==> flow/design.v <==
`timescale 1ns / 1ps
module cpu_hazard(input wire clk,
           input wire rst,
           input wire enable,
           input wire start,
           output wire d_we,
           output wire [7:0] i_addr,
           output wire [7:0] d_addr,
           input  wire [15:0] i_datain,
           input  wire [15:0] d_datain,
           output wire [15:0] d_dataout,
           output wire busy
    );
    reg [7:0] pc;
    assign i_addr = pc;
    function automatic wr_reg(input [4:0] op);
      wr_reg = (op == 5'b00010) || (op == 5'b01000) || (op == 5'b10001) || (op == 5'b01010) || (op == 5'b10010)
            || (op == 5'b10000) || (op == 5'b01001) || (op == 5'b01011) || (op == 5'b01101) || (op == 5'b01110)
            || (op == 5'b01111)  || (op == 5'b00100)  || (op == 5'b00101)  || (op == 5'b00110) || (op == 5'b00111);
    endfunction
    function automatic rd_r1(input [4:0] op);
      rd_r1 = (op == 5'b00011) || (op == 5'b00010) || (op == 5'b01000) || (op == 5'b10001) || (op == 5'b01010)
           || (op == 5'b10010) || (op == 5'b01100) || (op == 5'b01101) || (op == 5'b01110) || (op == 5'b01111)
           || (op == 5'b00100) || (op == 5'b00110) || (op == 5'b00101) || (op == 5'b00111);
    endfunction
    function automatic rd_r2(input [4:0] op);
      rd_r2 = (op == 5'b01000) || (op == 5'b10001) || (op == 5'b01010) || (op == 5'b10010) || (op == 5'b01100)
           || (op == 5'b01101) || (op == 5'b01110) || (op == 5'b01111);
    endfunction
    function automatic rd_r0(input [4:0] op);
      rd_r0 = (op == 5'b10000) || (op == 5'b01011) || (op == 5'b01001) || (op == 5'b11001) || (op == 5'b11010)
           || (op == 5'b11011) || (op == 5'b11100) || (op == 5'b11101) || (op == 5'b11110) || (op == 5'b11111)
           || (op == 5'b00011);
    endfunction
    function automatic set_flags(input [4:0] op);
      set_flags = (op == 5'b01100) || (op == 5'b01000) || (op == 5'b01001) || (op == 5'b10001) || (op == 5'b01010)
               || (op == 5'b01011) || (op == 5'b10010) || (op == 5'b10000);
    endfunction
    reg state;
    reg next_state;
    reg [15:0] wb_ir;
    reg [15:0] id_ir;
    reg [15:0] ex_ir;
    reg [15:0] mem_ir;
    reg [15:0] reg_A;
    reg [15:0] reg_B;
    reg [15:0] smdr;
    reg [15:0] smdr1;
    reg [15:0] reg_C;
    reg [15:0] reg_C1;
    reg [15:0] gr [0:7];
    reg [15:0] ALUo;
    reg alu_cf;
    reg cf, nf, zf;
    reg dw;
    assign busy = state;
    always @(posedge clk or negedge rst)
    begin
      if (!rst) state <= 1'b0;
      else state <= next_state;
    end
    always @(*)
    begin
      case (state)
        1'b0: if (enable == 1 && start == 1) next_state = 1'b1;
               else next_state = 1'b0;
        default: if (enable == 0 || wb_ir[15:11] == 5'b00001) next_state = 1'b0;
               else next_state = 1'b1;
      endcase
    end
    wire branch_taken = ((ex_ir[15:11] == 5'b11010) && (zf == 1)) || ((ex_ir[15:11] == 5'b11100) && (nf == 1))
                     || ((ex_ir[15:11] == 5'b11011) && (zf == 0)) || ((ex_ir[15:11] == 5'b11101) && (nf == 0))
                     || ((ex_ir[15:11] == 5'b11110) && (cf == 1)) || ((ex_ir[15:11] == 5'b11111) && (cf == 0))
                     || (ex_ir[15:11] == 5'b11001);
    wire [4:0] if_op = i_datain[15:11];
    wire load_use = (id_ir[15:11] == 5'b00010) &&
                    ((rd_r1(if_op) && id_ir[10:8] == i_datain[6:4]) ||
                     (rd_r2(if_op) && id_ir[10:8] == i_datain[2:0]) ||
                     (rd_r0(if_op) && id_ir[10:8] == i_datain[10:8]));
    always @(posedge clk or negedge rst)
    begin
      if (!rst)
      begin
        id_ir <= 16'b0;
        pc <= 8'b0;
      end
      else if (state == 1'b1)
      begin
        if (branch_taken)
        begin
          pc <= ALUo[7:0];
          id_ir <= 16'b0;
        end
        else if (id_ir[15:11] == 5'b11000)
        begin
          pc <= id_ir[7:0];
          id_ir <= 16'b0;
        end
        else if (load_use)
        begin
          pc <= pc;
          id_ir <= 16'b0;
        end
        else
        begin
          pc <= pc + 1;
          id_ir <= i_datain;
        end
      end
    end
    function automatic [15:0] fwd(input [2:0] r);
      if (wr_reg(ex_ir[15:11]) && ex_ir[15:11] != 5'b00010 && ex_ir[10:8] == r)
        fwd = ALUo;
      else if (wr_reg(mem_ir[15:11]) && mem_ir[10:8] == r)
        fwd = (mem_ir[15:11] == 5'b00010) ? d_datain : reg_C;
      else if (wr_reg(wb_ir[15:11]) && wb_ir[10:8] == r)
        fwd = reg_C1;
      else
        fwd = gr[r];
    endfunction
    wire [4:0] id_op = id_ir[15:11];
    always @(posedge clk or negedge rst)
    begin
      if (!rst)
      begin
        ex_ir <= 0;
        reg_A <= 0;
        reg_B <= 0;
        smdr <= 0;
      end
      else if (state == 1'b1)
      begin
        if (branch_taken)
        begin
          ex_ir <= 16'b0;
          reg_A <= 16'b0;
          reg_B <= 16'b0;
        end
        else
        begin
          ex_ir <= id_ir;
          if (rd_r0(id_op) && id_op != 5'b00011)
            reg_A <= fwd(id_ir[10:8]);
          else if (rd_r1(id_op))
            reg_A <= fwd(id_ir[6:4]);
          if (id_op == 5'b00010 || id_op == 5'b00011 || id_op == 5'b00100 || id_op == 5'b00110
              || id_op == 5'b00101 || id_op == 5'b00111)
            reg_B <= {12'b0, id_ir[3:0]};
          else if (id_op == 5'b10000)
            reg_B <= {id_ir[7:0], 8'b0};
          else if (rd_r0(id_op))
            reg_B <= {8'b0, id_ir[7:0]};
          else if (rd_r2(id_op))
            reg_B <= fwd(id_ir[2:0]);
        end
        if (id_op == 5'b00011)
          smdr <= fwd(id_ir[10:8]);
      end
    end
    always @(*)
    begin
      alu_cf = cf;
      ALUo = reg_A + reg_B;
      case (ex_ir[15:11])
        5'b01000, 5'b01001, 5'b10000: {alu_cf, ALUo} = {1'b0, reg_A} + {1'b0, reg_B};
        5'b10001:              {alu_cf, ALUo} = {1'b0, reg_A} + {1'b0, reg_B} + {16'b0, cf};
        5'b01010, 5'b01011, 5'b01100:  {alu_cf, ALUo} = {1'b0, reg_A} - {1'b0, reg_B};
        5'b10010:              {alu_cf, ALUo} = {1'b0, reg_A} - {1'b0, reg_B} - {16'b0, cf};
        5'b01101:               ALUo = reg_A & reg_B;
        5'b01110:                ALUo = reg_A | reg_B;
        5'b01111:               ALUo = reg_A ^ reg_B;
        5'b00100, 5'b00101:         ALUo = reg_A << reg_B[3:0];
        5'b00110:               ALUo = reg_A >> reg_B[3:0];
        5'b00111:               ALUo = $signed(reg_A) >>> reg_B[3:0];
        default:            ALUo = reg_A + reg_B;
      endcase
    end
    always @(posedge clk or negedge rst)
    begin
      if (!rst)
      begin
        mem_ir <= 0;
        reg_C <= 0;
        zf <= 0;
        nf <= 0;
        cf <= 0;
        dw <= 0;
        smdr1 <= 0;
      end
      else if (state == 1'b1)
      begin
        mem_ir <= ex_ir;
        reg_C <= ALUo;
        smdr1 <= smdr;
        if (set_flags(ex_ir[15:11]))
        begin
          zf <= (ALUo == 0);
          nf <= ALUo[15];
          cf <= alu_cf;
        end
        dw <= (ex_ir[15:11] == 5'b00011);
      end
    end
    assign d_addr = reg_C[7:0];
    assign d_dataout = smdr1;
    assign d_we = dw;
    always @(posedge clk or negedge rst)
    begin
      if (!rst)
      begin
        wb_ir <= 0;
        reg_C1 <= 0;
      end
      else if (state == 1'b1)
      begin
        wb_ir <= mem_ir;
        if (mem_ir[15:11] == 5'b00010)
          reg_C1 <= d_datain;
        else
          reg_C1 <= reg_C;
      end
    end
    integer k;
    always @(posedge clk or negedge rst)
    begin
      if (!rst)
      begin
        for (k = 0; k < 8; k = k + 1) gr[k] <= 16'b0;
      end
      else if (state == 1'b1)
      begin
        if (wr_reg(wb_ir[15:11]))
          gr[wb_ir[10:8]] <= reg_C1;
      end
    end
endmodule
* Reports on cpu_hazard
What the tools print for cpu_hazard, step after step. Lines are those of the file above, counted from 1. Library cell names are shortened. A cell with - has no value.
Inputs: top module cpu_hazard, clock port clk, library sky130hd, corner tt_025C_1v80

* Word-level counts
Counts by Yosys on the flattened word-level netlist (proc, flatten, opt, wreduce). Print and check cells are left out.
Operators by class: shift operators 3, divide/modulo/power cells 0, $mul 0, equality and inequality tests 147, magnitude comparators 0, add/subtract/negate cells 6, bitwise operators 7, muxes and demuxes 33, reduce/logical cells 169
Operators by type and width (number):
- parallel mux 16 bit (select 8 bit) | 3
- 2-to-1 mux 16 bit | 22
- equality test 5 x 4 -> 1 bit with constant B | 38
- equality test 5 bit with constant B | 37
- parallel mux 16 bit (select 10 bit) | 1
- logical OR 1 bit | 122
- equality test 5 x 3 -> 1 bit with constant B | 20
- equality test 3 bit with constant B | 16
- equality test 5 x 2 -> 1 bit with constant B | 8
- equality test 3 bit | 12
- AND reduction 3 bit | 9
- equality test 3 x 2 -> 1 bit with constant B | 8
- 2-to-1 mux 8 bit | 3
- logical AND 1 bit | 22
- adder 16 x 16 -> 17 bit | 1
- subtractor 16 x 16 -> 17 bit | 1
- adder 17 x 1 -> 17 bit | 1
- subtractor 17 x 1 -> 17 bit | 1
- adder 16 bit | 1
- bitwise AND 16 bit | 1
- bitwise OR 16 bit | 1
- bitwise XOR 16 bit | 1
- left shift 16 x 4 -> 16 bit | 1
- >> shifter 16 x 4 -> 16 bit | 1
- >>> shifter 16 x 4 -> 16 bit | 1
- logical NOT 16 bit | 1
- equality test 3 x 1 -> 1 bit with constant B | 4
- logical NOT 3 bit | 4
Not listed: further kinds 13, cells in them 24.
Storage and ports: bits in latches 0, memory bits (read-only) 0, bits of input ports 36, RAM bits 0, clocked read ports x word width 0, register bits after elaboration 301, memories 0

* Depth
Yosys ltp: most cells in a row. Word level: on the elaborated netlist, between registers, memories and ports. Mapped: between sequential cells and ports; inverters and the memories' decode and read muxes count.
Depth: depth in word-level cells 24, ABC_AREA 1, gate-level depth with buffers 27, gate-level depth less buffers 24

* After synthesis
Yosys stat after the flow's synthesis: flattened, memories mapped to cells. It holds for the ABC_AREA given above (unset counts as 0); a run with the other value may have another netlist. The area totals of this step are shown rounded.
Cells by type:
- dfrtp_1 | number 277, total area 6.93E+03 sq um
- nand2_1 | number 973, total area 3.65E+03 sq um
- o21ai_0 | number 406, total area 2.03E+03 sq um
- inv_1 | number 336, total area 1261.21 sq um
- nand3_1 | number 224, total area 1.12E+03 sq um
- nor2_1 | number 205, total area 769.488 sq um
- ha_1 | number 54, total area 675.648 sq um
- a21oi_1 | number 105, total area 525.504 sq um
- o211ai_1 | number 58, total area 435.418 sq um
- o22ai_1 | number 69, total area 431.664 sq um
- clkbuf_1 | number 93, total area 349.085 sq um
- nand4_1 | number 55, total area 344.08 sq um
- buf_2 | number 45, total area 225.216 sq um
- o221ai_1 | number 24, total area 210.202 sq um
- xor2_1 | number 23, total area 201.443 sq um
- o2111ai_1 | number 22, total area 192.685 sq um
- nor2_2 | number 22, total area 137.632 sq um
- buf_4 | number 18, total area 135.13 sq um
Other cell types: 39; their cells: 242.
Mapped netlist: cells in the netlist 3251, sequential part of the area 0.00693 sq mm, mapped area 0.0214 sq mm, flip-flop cells 277

* Path before layout
Path of least setup slack by OpenSTA after synthesis, without wires, with an ideal clock, recovery checks aside; 20% of the period is set as input and as output delay. Where synthesis merged equal registers, the netlist keeps one of their names.
Path post-synthesis: path kind flip-flop to flip-flop, start point register reg_B[2], end point register reg_A[11], period 6.0 ns, delay of the path 2.989 ns, setup time 0.117 ns, path slack 3.011 ns, buffers on the path 3, data arrival time 2.872 ns, required time 5.883 ns, stages 23, synthesis period reached 2.989 ns
"delay of the path" = arrival - input delay + setup time. "stages" counts driving pins, that of a launching flip-flop among them; a cell with two outputs on the path counts twice. "synthesis period reached" = period - worst setup slack (recovery checks aside). The figure is calculated, with input and output delays left at 20% of the set period. Between the ends stands the longest chain of elaborated cells between them, by number of cells; it is not shown to be the way that was timed. Of several equally long chains one is given. A line is the first line of the expression or statement that the cell stems from. Yosys adds cells for indexed reads and writes and turns some case tables into memories. At most two assigning lines are given for a register; there are more.
On the way, post-synthesis: cells stage by stage dfrtp_1 clkbuf_2 clkinv_1 clkbuf_1 ha_1 buf_6 inv_4 nand2_2 nand2_2 nand2_1 xor2_1 nor2_2 nand3_2 nor2_2 nand2_1 nand3_1 nand2_1 nand2_1 nand3_1 o21ai_1 nand2_1 nand3_1 nand2_1, length of the longest elaborated chain 7, elaborated cells between the ends (all ways) 14, classes of those cells add/sub (5); shift (3); mux (6)
Ends and longest elaborated chain, post-synthesis:
- from (decl) | RTL line 46 | reg [15:0] reg_B;
- from (assign) | RTL line 148 | reg_B <= {12'b0, id_ir[3:0]};
- from (assign) | RTL line 150 | reg_B <= {id_ir[7:0], 8'b0};
- subtractor 16 x 16 -> 17 bit | RTL line 168 | 5'b10010:              {alu_cf, ALUo} = {1'b0, reg_A} - {1'b0, reg_B} - {16'b0, cf};
- subtractor 17 x 1 -> 17 bit | RTL line 168
- parallel mux 16 bit (select 10 bit) | RTL line 164 | case (ex_ir[15:11])
- 2-to-1 mux 16 bit | RTL line 112 | if (wr_reg(ex_ir[15:11]) && ex_ir[15:11] != 5'b00010 && ex_ir[10:8] == r)
- 2-to-1 mux 16 bit | RTL line 144 | else if (rd_r1(id_op))
- 2-to-1 mux 16 bit | RTL line 142 | if (rd_r0(id_op) && id_op != 5'b00011)
- 2-to-1 mux 16 bit | RTL line 133 | if (branch_taken)
- to (assign) | RTL line 143 | reg_A <= fwd(id_ir[10:8]);
- to (assign) | RTL line 145 | reg_A <= fwd(id_ir[6:4]);
- to (decl) | RTL line 45 | reg [15:0] reg_A;

* Worst path after layout
From the final timing report of stored run 1: the path of least setup slack in the routed layout; clock arrival at registers is part of the times.
Path post-layout: path kind flip-flop to flip-flop, start point register reg_A[4], end point register reg_A[7], buffers on the path 0, data arrival time 4.75 ns, required time 6.41 ns, setup time 0.12 ns, period 6.0 ns, path slack 1.66 ns, stages 18
At most two assigning lines are given for a register; there are more.
On the way, post-layout: cells stage by stage dfrtp_1 inv_1 ha_1 inv_2 a21oi_2 nand3_2 xor2_1 nand3_2 clkinv_1 nand2_1 nand3_1 nand2_1 nor2_4 nand2_1 o21ai_0 nand2_1 nand3_1 o21ai_0
Ends and longest elaborated chain, post-layout:
- from (decl) | RTL line 45 | reg [15:0] reg_A;
- from (assign) | RTL line 143 | reg_A <= fwd(id_ir[10:8]);
- from (assign) | RTL line 145 | reg_A <= fwd(id_ir[6:4]);
- to (assign) | RTL line 143
- to (assign) | RTL line 145
- to (decl) | RTL line 45
Chain of elaborated cells between the ends: none given.

Add stored flow runs of cpu_hazard

Flow measurements of cpu_hazard on sky130hd: 6 stored runs with different settings, listed in no order. Input and output delays are each 20% of the period that was set; the output load is 0.01 pF.
Values from the reports are rounded here.

* Stored run 1 | settings: ABC_AREA 1; MAX_ROUTING_LAYER met4; SETUP_SLACK_MARGIN 1.43; period_ns 6.0; CAP_MARGIN 20; CORE_MARGIN 2; CORE_UTILIZATION 40; SLEW_MARGIN 20 | results: area of the die 0.0553 sq mm; std-cell area (final layout) 0.0237 sq mm; setup slack of the worst path 1.66 ns; cell area after synthesis 0.0214 sq mm; final setup TNS 0.000 ns
* Stored run 2 | settings: ABC_AREA 1; CELL_PAD_IN_SITES_GLOBAL_PLACEMENT 2; CORE_ASPECT_RATIO 1.2; CORE_MARGIN 6; CORE_UTILIZATION 70; CTS_CLUSTER_DIAMETER 170; PLACE_DENSITY_LB_ADDON 0.28; SETUP_SLACK_MARGIN 0.32; TNS_END_PERCENT 85; period_ns 3.52; CAP_MARGIN 20; SLEW_MARGIN 20 | stopped before the end: placement reported FLW-0024
* Stored run 3 | settings: CAP_MARGIN 10; CELL_PAD_IN_SITES_DETAIL_PLACEMENT 2; CORE_MARGIN 3; CORE_UTILIZATION 46; GPL_TIMING_DRIVEN 0; MIN_ROUTING_LAYER met2; PLACE_DENSITY_LB_ADDON 0.17; TNS_END_PERCENT 35; period_ns 5.72; SLEW_MARGIN 20 | stopped before the end: routing reported GRT-0116
* Stored run 4 | settings: CORE_UTILIZATION 50; period_ns 4.99; CAP_MARGIN 20; CORE_MARGIN 2; SLEW_MARGIN 20 | results: area of the die 0.046 sq mm; std-cell area (final layout) 0.0248 sq mm; setup slack of the worst path 0.511 ns; cell area after synthesis 0.0222 sq mm; final setup TNS 0.000 ns
* Stored run 5 | settings: CORE_MARGIN 7; CORE_UTILIZATION 33; CTS_CLUSTER_DIAMETER 189; CTS_CLUSTER_SIZE 80; PLACE_DENSITY 0.61; SETUP_SLACK_MARGIN 0.04; SLEW_MARGIN 15; period_ns 3.08; CAP_MARGIN 20 | results: area of the die 0.0746 sq mm; std-cell area (final layout) 0.0289 sq mm; setup slack of the worst path -0.637 ns; cell area after synthesis 0.0222 sq mm; final setup TNS -21.8 ns
* Stored run 6 | settings: ABC_AREA 1; CAP_MARGIN 40; CORE_MARGIN 8; CTS_CLUSTER_DIAMETER 198; CTS_CLUSTER_SIZE 39; GPL_ROUTABILITY_DRIVEN 1; MAX_ROUTING_LAYER met4; SETUP_SLACK_MARGIN 1.44; TNS_END_PERCENT 80; period_ns 6.0; CORE_UTILIZATION 40; SLEW_MARGIN 20 | results: area of the die 0.0611 sq mm; std-cell area (final layout) 0.023 sq mm; setup slack of the worst path 1.88 ns; cell area after synthesis 0.0214 sq mm; final setup TNS 0.000 ns
